==> flow/design.v <==
`timescale 1ns / 1ps
module button_debounce(
    input clk,
    input rst,
    input button_in,
    output reg button_flag
);
    reg [1:0] sync;           
    reg stable_state;         
    reg [19:0] counter;       
    localparam DEBOUNCE_TIME = 20'd125;    
    always @(posedge clk or posedge rst) begin
        if (rst) begin
            sync <= 2'b11;
            stable_state <= 1'b1;
            button_flag <= 1'b0;
            counter <= 20'd0;
        end else begin
            sync[1] <= sync[0];
            sync[0] <= button_in;
            if (sync[0] == sync[1]) begin
                if (sync[0] != stable_state) begin
                    if (counter == DEBOUNCE_TIME) begin
                        stable_state <= sync[0];
                        if (stable_state == 1'b0) begin
                            button_flag <= 1'b1;
                        end
                    end else begin
                        counter <= counter + 1;
                    end
                end else begin
                    counter <= 0;
                    button_flag <= 1'b0;
                end
            end else begin
                counter <= 0;
            end
        end
    end
endmodule
`timescale 1ns / 1ps
    module LCD_display(
        input clk,
        input rst,
        input update,               
        input [3:0] sw_p,
        input [127:0] line1,        
        input [127:0] line2,        
        input flag_counter,
        output reg rs,
        output reg rw,
        output reg en,
        output reg [7:0] data
    );
        reg [3:0] state;
        reg [27:0] delay_counter;
        reg [4:0] char_index;  
        localparam INIT        = 4'd0;
        localparam DISPLAY_ON  = 4'd1;
        localparam CLEAR_ON    = 4'd2;
        localparam SET_CURSOR1 = 4'd3;
        localparam WRITE_LINE1 = 4'd4;
        localparam SET_CURSOR2 = 4'd5;
        localparam WRITE_LINE2 = 4'd6;
        localparam IDLE        = 4'd7;
        localparam CHECK_UPDATE = 4'd8;  
        always @(posedge clk or posedge rst) begin
            if (rst) begin
                rs <= 0; rw <= 0; en <= 0;
                data <= 8'b0;
                state <= INIT;
                delay_counter <= 0;
                char_index <= 0;
            end else begin
                delay_counter <= delay_counter + 1;
                case (state)
                    INIT: begin
                        if (delay_counter <= 5) begin
                            en <= 1; rs <= 0; rw <= 0; data <= 8'b00111000;  
                        end else if (delay_counter < 10) begin
                            en <= 0;
                        end else begin
                            delay_counter <= 0;
                            state <= DISPLAY_ON;
                        end
                    end
                    DISPLAY_ON: begin
                        if (delay_counter <= 5) begin
                            en <= 1; rs <= 0; rw <= 0; data <= 8'b00001100;  
                        end else if (delay_counter < 10) begin
                            en <= 0;
                        end else begin
                            delay_counter <= 0;
                            state <= CLEAR_ON;
                        end
                    end
                    CLEAR_ON: begin
                        if (delay_counter <= 5) begin
                            en <= 1; rs <= 0; rw <= 0; data <= 8'b00000001;  
                        end else if (delay_counter < 10) begin
                            en <= 0;
                        end else begin
                            delay_counter <= 0;
                            state <= SET_CURSOR1;
                        end
                    end
                    SET_CURSOR1: begin
                        if (delay_counter <= 5) begin
                            en <= 1; rs <= 0; rw <= 0; data <= 8'b10000000;  
                        end else if (delay_counter < 10) begin
                            en <= 0;
                        end else begin
                            delay_counter <= 0;
                            state <= WRITE_LINE1;
                        end
                    end
                    WRITE_LINE1: begin
                        if (char_index < 16) begin
                            if (delay_counter <= 5) begin
                                en <= 1; rs <= 1; rw <= 0; data <= (line1 >> (8 * (15 - char_index))) & 8'hFF;  
                            end else if (delay_counter < 10) begin
                                en <= 0;
                            end else begin
                                delay_counter <= 0;
                                char_index <= char_index + 1;
                            end
                        end else begin
                            delay_counter <= 0;
                            char_index <= 0;
                            state <= SET_CURSOR2;
                        end
                    end
                    SET_CURSOR2: begin
                        if (delay_counter <= 5) begin
                            en <= 1; rs <= 0; rw <= 0; data <= 8'b11000000;  
                        end else if (delay_counter < 10) begin
                            en <= 0;
                        end else begin
                            delay_counter <= 0;
                            state <= WRITE_LINE2;
                        end
                    end
                    WRITE_LINE2: begin
                        if (char_index < 16) begin
                            if (delay_counter <= 5) begin
                                en <= 1; rs <= 1; rw <= 0; data <= (line2 >> (8 * (15 - char_index))) & 8'hFF;  
                            end else if (delay_counter < 10) begin
                                en <= 0;
                            end else begin
                                delay_counter <= 0;
                                char_index <= char_index + 1;
                            end
                        end else begin
                            delay_counter <= 0;
                            char_index <= 0;
                            state <= IDLE;
                        end
                    end
                    IDLE: begin
                        en <= 0;
                        if (update || sw_p[0] || sw_p[1] || sw_p[2] || sw_p[3]) begin
                            state <= CHECK_UPDATE;
                            delay_counter <= 0;
                        end
                        else if (!update || !sw_p[0] || !sw_p[2] || !sw_p[3]) begin
                            state <= CHECK_UPDATE;
                            delay_counter <= 0;
                        end
                    end
                    CHECK_UPDATE: begin
                       if(delay_counter >= 1250) begin
                         state <= CLEAR_ON;
                         delay_counter <= 0;
                        end
                    end
                endcase
            end
        end
    endmodule
`timescale 1ns / 1ps
module top_button_handler(
    input wire clk,
    input wire rst,
    input wire [3:0] btn,                
    input wire [3:0] sw_p,               
    input wire sw_au,                    
    input wire update_money,
    output reg [3:0] seg_0_data,         
    output reg [3:0] seg_1_data,         
    output reg [3:0] seg_2_data,         
    output reg [3:0] seg_3_data,          
    output wire rs, rw, en,
    output reg [3:0] led,
    output wire [7:0] data
);
    localparam SHOW_TIME = 62500;        
    localparam SHOW_STEP = 12500;        
    reg [7:0] product_count_ready[4:0];  
    reg [7:0] money;                
    reg [7:0] price[4:0];               
    reg [7:0] price_to_pay;                
    reg [7:0] unit;                
    reg [7:0] dozen;                
    reg [7:0] product_count_current;       
    reg [7:0] selected_product;            
    reg [3:0] flag_led;
    integer i;                           
    reg [127:0] lcd_line1;               
    reg [127:0] lcd_line2;                
    reg [31:0] counter;
    reg [1:0] flag_counter;
    reg [7:0] count_down;
    reg [7:0] pcc_n;                     
    reg [7:0] ptp_n;                     
    reg [7:0] unit_n;
    reg [7:0] dozen_n;
    reg [7:0] pcr_n;                     
    wire btn0_flag, btn1_flag, btn2_flag, btn3_flag;
    button_debounce db0 (.clk(clk), .rst(rst), .button_in(btn[0]), .button_flag(btn0_flag));
    button_debounce db1 (.clk(clk), .rst(rst), .button_in(btn[1]), .button_flag(btn1_flag));
    button_debounce db2 (.clk(clk), .rst(rst), .button_in(btn[2]), .button_flag(btn2_flag));
    button_debounce db3 (.clk(clk), .rst(rst), .button_in(btn[3]), .button_flag(btn3_flag));
    LCD_display lcd_inst (
        .clk(clk),
        .rst(rst),
        .line1(lcd_line1),
        .line2(lcd_line2),
        .rs(rs),
        .rw(rw),
        .en(en),
        .data(data),
        .update(sw_au),
        .sw_p(sw_p),
        .flag_counter(flag_counter[0])
    );
    always @(posedge clk) begin
        case (sw_p)
            4'b0001: begin
                selected_product <= 8'd0;  
                flag_led <= 4'b0001;
            end
            4'b0010: begin
                selected_product <= 8'd1;  
                flag_led <= 4'b0010;
            end
            4'b0100: begin
                selected_product <= 8'd2;  
                flag_led <= 4'b0100;
            end
            4'b1000: begin
                selected_product <= 8'd3;  
                flag_led <= 4'b1000;
            end
            4'b0000: begin
                selected_product <= 8'd4;
                flag_led <= 4'b0000;
            end
            default: begin
                selected_product <= 8'd5;  
                flag_led <= 4'b0000;
            end
        endcase
    end
    always @(posedge clk or posedge rst) begin
        if (rst) begin
            money <= 8'd0;
            price[0] <= 8'd0;  
            price[1] <= 8'd0;  
            price[2] <= 8'd0;  
            price[3] <= 8'd0;  
            price[4] <= 8'd0;  
            counter <= 32'd0;
            flag_counter <= 2'd0;
            product_count_current <= 8'd0;
            price_to_pay <= 8'd0;
            count_down <= 8'd0;
            unit <= 8'd0;
            dozen <= 8'd0;
            for (i = 0; i <= 4; i = i + 1) begin
                product_count_ready[i] <= 8'd0;  
            end
            lcd_line1 <= 128'd0;
            lcd_line2 <= 128'd0;
            seg_0_data <= 4'd0;
            seg_1_data <= 4'd0;
            seg_2_data <= 4'd0;
            seg_3_data <= 4'd0;
            led <= 4'd0;
            pcc_n = 8'd0;
            ptp_n = 8'd0;
            unit_n = 8'd0;
            dozen_n = 8'd0;
            pcr_n = 8'd0;
        end else begin
            pcc_n = product_count_current;
            ptp_n = price_to_pay;
            unit_n = unit;
            dozen_n = dozen;
            pcr_n = 8'd0;
            seg_0_data <= money % 10;
            seg_1_data <= (money / 10) % 10;
            seg_2_data <= (money / 100) % 10;
            seg_3_data <= (money / 1000) % 10;
            if (sw_au == 0) begin
                if (selected_product != 4 && selected_product != 5) begin
                    pcr_n = product_count_ready[selected_product];
                    if(flag_counter == 1) begin
                         lcd_line1 <= {8'h20, 8'h20, 8'h20, 8'h20, 8'h53, 8'h55, 8'h43, 8'h43, 8'h45, 8'h53, 8'h53, 8'h21, 8'h20, 8'h20, 8'h20, 8'h20};
                         lcd_line2 <= {8'h20, 8'h20, 8'h20, 8'h20, 8'h20, 8'h20, 8'h20, 8'h36 - count_down, 8'h20, 8'h20, 8'h20, 8'h20, 8'h20, 8'h20, 8'h20, 8'h20};
                         if(counter < SHOW_TIME) begin
                            if (counter % SHOW_STEP == 0) begin
                                count_down <= count_down + 1;
                                if (led != 4'b0000)
                                    led <= 4'b0000;
                                else led <= flag_led;
                            end
                            counter <= counter + 1;
                         end else begin
                            counter <= 0;
                            flag_counter <= 0;
                            count_down <= 0;
                            led <= 4'b0000;
                         end
                    end else if (flag_counter == 2) begin
                        lcd_line1 <= {8'h4E, 8'h4F, 8'h54, 8'h20, 8'h45, 8'h4E, 8'h4F, 8'h55, 8'h47, 8'h48, 8'h20, 8'h4D, 8'h4F, 8'h4E, 8'h45, 8'h59};
                        lcd_line2 <= {8'h20, 8'h20, 8'h20, 8'h20, 8'h20, 8'h20, 8'h20, 8'h36 - count_down, 8'h20, 8'h20, 8'h20, 8'h20, 8'h20, 8'h20, 8'h20, 8'h20};
                        if(counter < SHOW_TIME) begin
                             if (counter % SHOW_STEP == 0)
                               count_down <= count_down + 1;
                            counter <= counter + 1;
                         end else begin
                            counter <= 0;
                            flag_counter <= 0;
                            count_down <= 0;
                         end
                       end
                    if (btn0_flag) begin
                        if (pcc_n < 9 && pcc_n < pcr_n)
                            pcc_n = pcc_n + 1;
                        ptp_n = price[selected_product] * pcc_n;
                        unit_n = ptp_n % 10;
                        dozen_n = ptp_n / 10;
                    end
                    if (btn1_flag) begin
                        if (pcc_n > 0)
                            pcc_n = pcc_n - 1;
                        ptp_n = price[selected_product] * pcc_n;
                        unit_n = ptp_n % 10;
                        dozen_n = ptp_n / 10;
                    end
                    if (btn2_flag && pcr_n > 0) begin
                         if (money >= ptp_n && pcc_n > 0) begin
                             money <= money - ptp_n;
                             pcr_n = pcr_n - pcc_n;
                             product_count_ready[selected_product] <= pcr_n;
                             pcc_n = 0;
                             ptp_n = 0;
                             unit_n = 0;
                             dozen_n = 0;
                             flag_counter <= 1;
                         end
                         else if (pcc_n > 0) flag_counter <= 2;
                    end
                    if (flag_counter == 0) begin
                        lcd_line1 <= {8'h52, 8'h65, 8'h61, 8'h64, 8'h79, 8'h3A, 8'h30 + pcr_n,   
                                     8'h20, 8'h50, 8'h72, 8'h69, 8'h63, 8'h65, 8'h3A, 8'h30 + price[selected_product], 8'h20};   
                        if (ptp_n < 10) begin
                            lcd_line2 <= {8'h43, 8'h6F, 8'h75, 8'h6E, 8'h74, 8'h3A, 8'h30 + pcc_n,   
                                        8'h20, 8'h50, 8'h72, 8'h69, 8'h63, 8'h65, 8'h3A, 8'h30 + ptp_n, 8'h20};   
                        end
                        else begin
                            lcd_line2 <= {8'h43, 8'h6F, 8'h75, 8'h6E, 8'h74, 8'h3A, 8'h30 + pcc_n,   
                                        8'h20, 8'h50, 8'h72, 8'h69, 8'h63, 8'h65, 8'h3A, 8'h30 + dozen_n , 8'h30 + unit_n};   
                        end
                    end
                end
                else if(selected_product == 4) begin  
                    if (btn0_flag && money < 9995) money <= money + 5;
                    if (btn1_flag && money < 9990) money <= money + 10;
                    if (btn2_flag) money <= 0;
                    lcd_line1 <= {8'h50, 8'h31, 8'h3A, 8'h30 + price[0], 8'h24, 8'h5F, 8'h30 + product_count_ready[0],  
                                 8'h20, 8'h20,
                                 8'h50, 8'h32, 8'h3A, 8'h30 + price[1], 8'h24, 8'h5F, 8'h30 + product_count_ready[1]};   
                    lcd_line2 <= {8'h50, 8'h33, 8'h3A, 8'h30 + price[2], 8'h24, 8'h5F, 8'h30 + product_count_ready[2],  
                                 8'h20, 8'h20,
                                 8'h50, 8'h34, 8'h3A, 8'h30 + price[3], 8'h24, 8'h5F, 8'h30 + product_count_ready[3]};   
                end
                else if(selected_product == 5) begin  
                    lcd_line1 <= {8'h4F, 8'h4E, 8'h4C, 8'h59, 8'h5F, 8'h31, 8'h5F, 8'h53, 8'h57, 8'h49, 8'h54, 8'h43, 8'h48, 8'h5F, 8'h4F, 8'h4E};
                    lcd_line2 <= {8'h20, 8'h20, 8'h20, 8'h20, 8'h20, 8'h20, 8'h20,
                                 8'h20, 8'h20, 8'h20, 8'h20, 8'h20, 8'h20, 8'h20, 8'h20, 8'h20};
                end
            end else begin
                 pcc_n = 8'd0;
                 ptp_n = 8'd0;
                if (selected_product != 4 && selected_product != 5) begin
                    if (btn0_flag) begin
                        if (price[selected_product] < 9)
                            price[selected_product] <= price[selected_product] + 1;
                    end
                    else if (btn1_flag) begin
                         if (price[selected_product] > 1)
                            price[selected_product] <= price[selected_product] - 1;
                    end
                    else if (btn2_flag) begin
                        if (product_count_ready[selected_product] < 9) begin
                            product_count_ready[selected_product] <= product_count_ready[selected_product] + 1;
                        end
                    end
                    else if (btn3_flag) begin
                        price[selected_product] <= 0;
                        product_count_ready[selected_product] <= 0;
                    end
                    lcd_line1 <= {8'h20, 8'h20, 8'h41, 8'h44, 8'h4D, 8'h49, 8'h4E, 8'h20, 8'h4D, 8'h4F, 8'h44, 8'h45, 8'h20, 8'h31 + selected_product, 8'h20, 8'h20};
                    lcd_line2 <= {8'h50, 8'h72, 8'h69, 8'h63, 8'h65, 8'h3A, 8'h30 + price[selected_product], 8'h24,  
                                  8'h20, 8'h20, 8'h20,  
                                  8'h4E, 8'h75, 8'h6D, 8'h3A, 8'h30 + product_count_ready[selected_product]};  
                end
                 else begin
                     lcd_line1 <= {8'h20, 8'h20, 8'h41, 8'h44, 8'h4D, 8'h49, 8'h4E,
                                   8'h20, 8'h4D, 8'h4F, 8'h44, 8'h45, 8'h20, 8'h20, 8'h20, 8'h20};
                     lcd_line2 <= {8'h20, 8'h20, 8'h20, 8'h20, 8'h20, 8'h20, 8'h20,
                                   8'h20, 8'h20, 8'h20, 8'h20, 8'h20, 8'h20, 8'h20, 8'h20, 8'h20};
                 end
            end
            product_count_current <= pcc_n;
            price_to_pay <= ptp_n;
            unit <= unit_n;
            dozen <= dozen_n;
        end
    end
endmodule
# Tool chain data of top_button_handler
# Tool output for the design above, in the order of the flow.
# Line numbers count from 1 in the design file above.
# Cell names lack the library's common part.
# A cell with - has no value.
[setup]
top_module = "top_button_handler"
clock_port = "clk"
library = "sky130hd"
pvt_corner = "tt_025C_1v80"

# After elaboration
# Counts by Yosys on the flattened word-level netlist (proc, flatten, opt, wreduce). Print and check cells are left out.
[op_classes]
n_div = 12
equal = 100
n_shift = 2
addsub = 36
n_mux = 300
reduce_logical = 81
n_logic = 1
cmp = 17
n_mul = 2
[ops]
columns = ["cell", "n"]
rows = [
  ["128-bit two-way mux", 14],
  ["8-bit two-way mux", 204],
  ["32-bit by 14-bit remainder unit with 32-bit output (second input constant)", 1],
  ["32-bit by 4-bit remainder unit with 32-bit output (second input constant)", 3],
  ["8-bit by 4-bit divider with 32-bit output (second input constant)", 3],
  ["8-bit by 4-bit remainder unit with 32-bit output (second input constant)", 3],
  ["128-bit by 32-bit >> shifter with 8-bit output", 2],
  ["8-bit by 10-bit divider with 32-bit output (second input constant)", 1],
  ["20-bit two-way mux", 12],
  ["8-bit by 7-bit divider with 32-bit output (second input constant)", 1],
  ["28-bit two-way mux", 6],
  ["6-bit by 8-bit adder with 8-bit output (first input constant)", 16],
  ["8-bit by 8-bit multiplier with 8-bit output", 2],
  ["127-bit two-way mux", 1],
  ["28-bit case mux with 4-bit select", 1],
  ["32-bit two-way mux", 3],
  ["20-bit by 1-bit adder with 20-bit output (second input constant)", 4],
  ["20-bit by 7-bit equality test with 1-bit output (second input constant)", 4],
  ["8-bit case mux with 5-bit select", 2],
  ["4-bit two-way mux", 18],
  ["2-bit inequality test (second input constant)", 35],
  ["10-bit AND reduction", 6],
  ["8-bit case mux with 7-bit select", 1],
  ["3-bit inequality test (second input constant)", 16],
  ["9-bit AND reduction", 5],
  ["4-bit case mux with 9-bit select", 1],
  ["2-bit nonzero test", 16],
  ["32-bit by 1-bit adder with 32-bit output (second input constant)", 1],
]
# Other operator kinds: 63; their cells: 169.
[word_totals]
inputBits = 12
wordCells = 601
register_bits = 589

# Longest topological paths
# Depth = most cells in a row (Yosys ltp): at word level without a register or memory, in the mapped netlist without a sequential cell, where the memories' decode and read muxes count.
[depth]
ltp_word = 33
abc_area = 1
ltp_mapped = 166
mapped_depth_nobuf = 163

# Netlist
# Yosys stat after the flow's synthesis: flattened, memories mapped to cells. It holds for the ABC_AREA given above (unset counts as 0); a run with the other value may have another netlist.
[mapped]
mapped_area_um2 = 38275.5
stdcells = 5311
flip_flops = 474
buf_cells = 162
[by_type]
columns = ["cell", "n"]
rows = [
  ["dfrtp_1", 453],
  ["nand2_1", 1119],
  ["inv_1", 667],
  ["nor2_1", 532],
  ["o21ai_0", 389],
  ["nand3_1", 375],
  ["ha_1", 122],
  ["nand2_4", 133],
  ["xor2_1", 156],
  ["nand2_2", 176],
  ["a21oi_1", 168],
  ["fa_1", 26],
  ["clkbuf_1", 128],
  ["xnor2_1", 51],
  ["nand3_2", 42],
  ["nor3_1", 78],
  ["nand4_1", 62],
  ["o211ai_1", 51],
]
# Other cell types: 75; their cells: 583.

# Timing after synthesis
# Source: OpenSTA report_checks on the synthesized netlist (no wires, ideal clock, input and output delay 20% of the period each), path of least setup slack; recovery checks are left aside. Register names are those of the netlist, which keeps one name where synthesis merged equal registers.
[synth_timing]
path_type = "register to register"
from = "reg counter[20]"
to = "reg led[0]"
clock_period_ns = 22.0
delay_ns = 14.729
setup_slack_ns = 7.272
stages = 145
arrival_ns = 14.612
required_ns = 21.883
setup_time_ns = 0.117
path_buffers = 12
period_less_setup_slack_ns = 14.728
# "delay_ns" = arrival - input delay + setup time.
# "stages" counts driving pins, that of a launching flip-flop among them; a cell with two outputs on the path counts twice.
# "period_less_setup_slack_ns" = period - worst setup slack (recovery checks aside). The figure is calculated, with input and output delays left at 20% of the set period.
# The rows between start and end are the longest chain of elaborated cells between them; the timing report does not say that the signal goes this way. Where chains are equally long, one stands for them.
# Each line given opens the expression or statement behind the cell; cells for indexed reads and writes are added by Yosys, which also makes memories of some case tables.
# At most two assigning lines are given for a register; there are more.
[synth_between]
path_cell_list = "dfrtp_1 o21ai_2 nand2_2 nand2_4 nand2_4 nand2_4 inv_4 nand2_1 nand2_2 nor2_4 nand4_4 nand2_4 buf_12 nand3_2 nand2_2 nand2_1 nor2_2 nand2_2 (+109 left out) buf_12 nand2_1 nand2_1 nand2_2 nand3_2 a21oi_4 nand2_4 buf_4 nand2_2 nand2_1 nor2_1 nand2_1 nor2_2 nand2_2 nand2_4 nand2_1 nand2_1 nand2_1"
elab_chain_len = 4
cells_between = 7
classes_between = "1 x div; 1 x compare; 1 x eq/ne; 2 x mux; 2 x reduce/logical"
[synth_lines]
columns = ["item", "line", "text"]
rows = [
  ["start: declaration", 210, "reg [31:0] counter;"],
  ["start: assignment", 317, "counter <= counter + 1;"],
  ["start: assignment", 330, "counter <= counter + 1;"],
  ["32-bit by 14-bit remainder unit with 32-bit output", 311, "if (counter % SHOW_STEP == 0) begin"],
  ["32-bit zero test", 311, ""],
  ["4-bit two-way mux", 311, ""],
  ["4-bit two-way mux", 310, "if(counter < SHOW_TIME) begin"],
  ["end: assignment", 314, "led <= 4'b0000;"],
  ["end: assignment", 315, "else led <= flag_led;"],
  ["end: declaration", 193, "output reg [3:0] led,"],
]

# Timing after layout
# From the final timing report of run 1: the path of least setup slack in the routed layout; clock arrival at registers is part of the times.
[layout_timing]
path_type = "register to register"
from = "reg counter[21]"
to = "reg led[1]"
stages = 144
required_ns = 12.38
setup_slack_ns = -4.12
setup_time_ns = 0.06
arrival_ns = 16.50
clock_period_ns = 11.8
path_buffers = 18
# The rows between start and end are the longest chain of elaborated cells between them; the timing report does not say that the signal goes this way. Where chains are equally long, one stands for them.
# At most two assigning lines are given for a register; there are more.
[layout_between]
path_cell_list = "dfrtp_1 o21ai_2 nand2_2 nand2_4 nand2_4 nand2_4 inv_6 o21ai_4 inv_2 nand2_4 nand4_4 buf_12 nand2_8 nand2_2 nand2_1 nand2_2 nand2_2 nor2_4 (+108 left out) buf_12 nand2_8 nand2_4 nand2_4 nor2_8 nand3_4 a21oi_4 nand2_4 nand2_2 nand2_1 nor2_2 nand2_2 nor2_2 nand2_2 nand2_4 buf_6 nand3_1 nand2_1"
elab_chain_len = 4
cells_between = 7
classes_between = "1 x div; 1 x compare; 1 x eq/ne; 2 x mux; 2 x reduce/logical"
[layout_lines]
columns = ["item", "line", "text"]
rows = [
  ["start: declaration", 210, "reg [31:0] counter;"],
  ["start: assignment", 317, "counter <= counter + 1;"],
  ["start: assignment", 330, "counter <= counter + 1;"],
  ["32-bit by 14-bit remainder unit with 32-bit output", 311, "if (counter % SHOW_STEP == 0) begin"],
  ["32-bit zero test", 311, ""],
  ["4-bit two-way mux", 311, ""],
  ["4-bit two-way mux", 310, "if(counter < SHOW_TIME) begin"],
  ["end: assignment", 314, "led <= 4'b0000;"],
  ["end: assignment", 315, "else led <= flag_led;"],
  ["end: declaration", 193, "output reg [3:0] led,"],
]

Ticket comment

Settings and measured results of 4 stored flow runs for module top_button_handler (sky130hd), not sorted in any way. The constraints put input and output delay at 20% of the set period each and load the outputs with 0.01 pF.
"period_reached_ns" is the run's clock period less its worst setup slack. It is reckoned from that one timing run; input and output delays stay at 20% of the period that was set.
"timing.worst_path_ns" = time allowed to the worst setup path (clock period - input delay - output delay, where it has them) - its slack; a late launch clock adds to it, a late capture clock takes from it.

# run 1
==> flow/run.sh <==
#!/bin/bash
# the make line also repeats the synthesis and layout settings of config.mk as NAME=value (left out here)
make -C /OpenROAD-flow-scripts/flow DESIGN_CONFIG=/design/flow/config.mk WORK_HOME=/design/flow/orfs CLKGATE_MAP_FILE= finish
==> flow/config.mk <==
export PLATFORM = sky130hd
export DESIGN_NAME = top_button_handler
export DESIGN_NICKNAME = top_button_handler
export VERILOG_FILES = /design/flow/design.v
export SDC_FILE = /design/flow/constraint.sdc
export NUM_CORES = 4
export LEC_CHECK = 0
export ABC_AREA = 1
export CAP_MARGIN = 20
export CELL_PAD_IN_SITES_DETAIL_PLACEMENT = 1
export CELL_PAD_IN_SITES_GLOBAL_PLACEMENT = 2
export CORE_ASPECT_RATIO = 0.83
export CORE_MARGIN = 3
export CORE_UTILIZATION = 31
export CTS_CLUSTER_SIZE = 22
export GPL_ROUTABILITY_DRIVEN = 0
export GPL_TIMING_DRIVEN = 1
export MAX_ROUTING_LAYER = met5
export MIN_ROUTING_LAYER = met2
export PLACE_DENSITY_LB_ADDON = 0.13
export SLEW_MARGIN = 20
export TNS_END_PERCENT = 70
==> flow/constraint.sdc <==
create_clock -name core_clock -period 11.8 [get_ports {clk}]
set_input_delay 2.3600 -clock core_clock [delete_from_list [all_inputs] [get_ports {clk}]]
set_output_delay 2.3600 -clock core_clock [all_outputs]
set_load 0.01 [all_outputs]

==> run 1: results <==
layout_stdcell_area_um2=51643.3
timing.setup.ws_ns=-4.116
die_footprint_um2=127740.0
layout_utilization_pct=42.5
period_reached_ns=15.916
timing.worst_path_ns=15.92
worst_path_kind="register to register"
ys_area_um2=38275.5
final_hold_ws_ns=0.381
setup_tns_ns=-48.865

# run 2
==> flow/run.sh <==
#!/bin/bash
# the make line also repeats the synthesis and layout settings of config.mk as NAME=value (left out here)
make -C /OpenROAD-flow-scripts/flow DESIGN_CONFIG=/design/flow/config.mk WORK_HOME=/design/flow/orfs CLKGATE_MAP_FILE= finish
==> flow/config.mk <==
export PLATFORM = sky130hd
export DESIGN_NAME = top_button_handler
export DESIGN_NICKNAME = top_button_handler
export VERILOG_FILES = /design/flow/design.v
export SDC_FILE = /design/flow/constraint.sdc
export NUM_CORES = 4
export LEC_CHECK = 0
export ABC_AREA = 1
export CAP_MARGIN = 10
export CELL_PAD_IN_SITES_DETAIL_PLACEMENT = 1
export CELL_PAD_IN_SITES_GLOBAL_PLACEMENT = 0
export CORE_ASPECT_RATIO = 0.83
export CORE_MARGIN = 3
export CORE_UTILIZATION = 31
export CTS_CLUSTER_SIZE = 30
export GPL_ROUTABILITY_DRIVEN = 1
export GPL_TIMING_DRIVEN = 0
export HOLD_SLACK_MARGIN = 0.02
export MAX_ROUTING_LAYER = met4
export MIN_ROUTING_LAYER = met2
export PLACE_DENSITY_LB_ADDON = 0.13
export SETUP_SLACK_MARGIN = 2.14
export SLEW_MARGIN = 20
export TNS_END_PERCENT = 70
==> flow/constraint.sdc <==
create_clock -name core_clock -period 32.1 [get_ports {clk}]
set_input_delay 6.4200 -clock core_clock [delete_from_list [all_inputs] [get_ports {clk}]]
set_output_delay 6.4200 -clock core_clock [all_outputs]
set_load 0.01 [all_outputs]

==> run 2: results <==
layout_stdcell_area_um2=42931.2
timing.setup.ws_ns=13.811
die_footprint_um2=127740.0
layout_utilization_pct=35.3
period_reached_ns=18.289
timing.worst_path_ns=18.29
worst_path_kind="register to register"
ys_area_um2=38275.5
final_hold_ws_ns=0.383
setup_tns_ns=0.000

# run 3
==> flow/run.sh <==
#!/bin/bash
# the make line also repeats the synthesis and layout settings of config.mk as NAME=value (left out here)
make -C /OpenROAD-flow-scripts/flow DESIGN_CONFIG=/design/flow/config.mk WORK_HOME=/design/flow/orfs CLKGATE_MAP_FILE= finish
==> flow/config.mk <==
export PLATFORM = sky130hd
export DESIGN_NAME = top_button_handler
export DESIGN_NICKNAME = top_button_handler
export VERILOG_FILES = /design/flow/design.v
export SDC_FILE = /design/flow/constraint.sdc
export NUM_CORES = 4
export LEC_CHECK = 0
export ABC_AREA = 0
export CAP_MARGIN = 20
export CELL_PAD_IN_SITES_GLOBAL_PLACEMENT = 2
export CORE_ASPECT_RATIO = 0.83
export CORE_MARGIN = 3
export CORE_UTILIZATION = 31
export GPL_ROUTABILITY_DRIVEN = 0
export GPL_TIMING_DRIVEN = 0
export MAX_ROUTING_LAYER = met5
export PLACE_DENSITY_LB_ADDON = 0.13
export SLEW_MARGIN = 20
export TNS_END_PERCENT = 90
==> flow/constraint.sdc <==
create_clock -name core_clock -period 11.8 [get_ports {clk}]
set_input_delay 2.3600 -clock core_clock [delete_from_list [all_inputs] [get_ports {clk}]]
set_output_delay 2.3600 -clock core_clock [all_outputs]
set_load 0.01 [all_outputs]

==> run 3: results <==
layout_stdcell_area_um2=48332.6
timing.setup.ws_ns=-6.794
die_footprint_um2=127642.0
layout_utilization_pct=39.8
period_reached_ns=18.594
timing.worst_path_ns=18.59
worst_path_kind="register to register"
ys_area_um2=38245.4
final_hold_ws_ns=0.380
setup_tns_ns=-93.196

# run 4
==> flow/run.sh <==
#!/bin/bash
# the make line also repeats the synthesis and layout settings of config.mk as NAME=value (left out here)
make -C /OpenROAD-flow-scripts/flow DESIGN_CONFIG=/design/flow/config.mk WORK_HOME=/design/flow/orfs CLKGATE_MAP_FILE= finish
==> flow/config.mk <==
export PLATFORM = sky130hd
export DESIGN_NAME = top_button_handler
export DESIGN_NICKNAME = top_button_handler
export VERILOG_FILES = /design/flow/design.v
export SDC_FILE = /design/flow/constraint.sdc
export NUM_CORES = 4
export LEC_CHECK = 0
export CAP_MARGIN = 20
export CORE_MARGIN = 2
export CORE_UTILIZATION = 22
export SLEW_MARGIN = 20
==> flow/constraint.sdc <==
create_clock -name core_clock -period 21.0 [get_ports {clk}]
set_input_delay 4.2000 -clock core_clock [delete_from_list [all_inputs] [get_ports {clk}]]
set_output_delay 4.2000 -clock core_clock [all_outputs]
set_load 0.01 [all_outputs]

==> run 4: results <==
layout_stdcell_area_um2=43819.5
timing.setup.ws_ns=1.398
die_footprint_um2=177195.0
layout_utilization_pct=25.3
period_reached_ns=19.602
timing.worst_path_ns=19.60
worst_path_kind="register to register"
ys_area_um2=38245.4
final_hold_ws_ns=0.379
setup_tns_ns=0.000
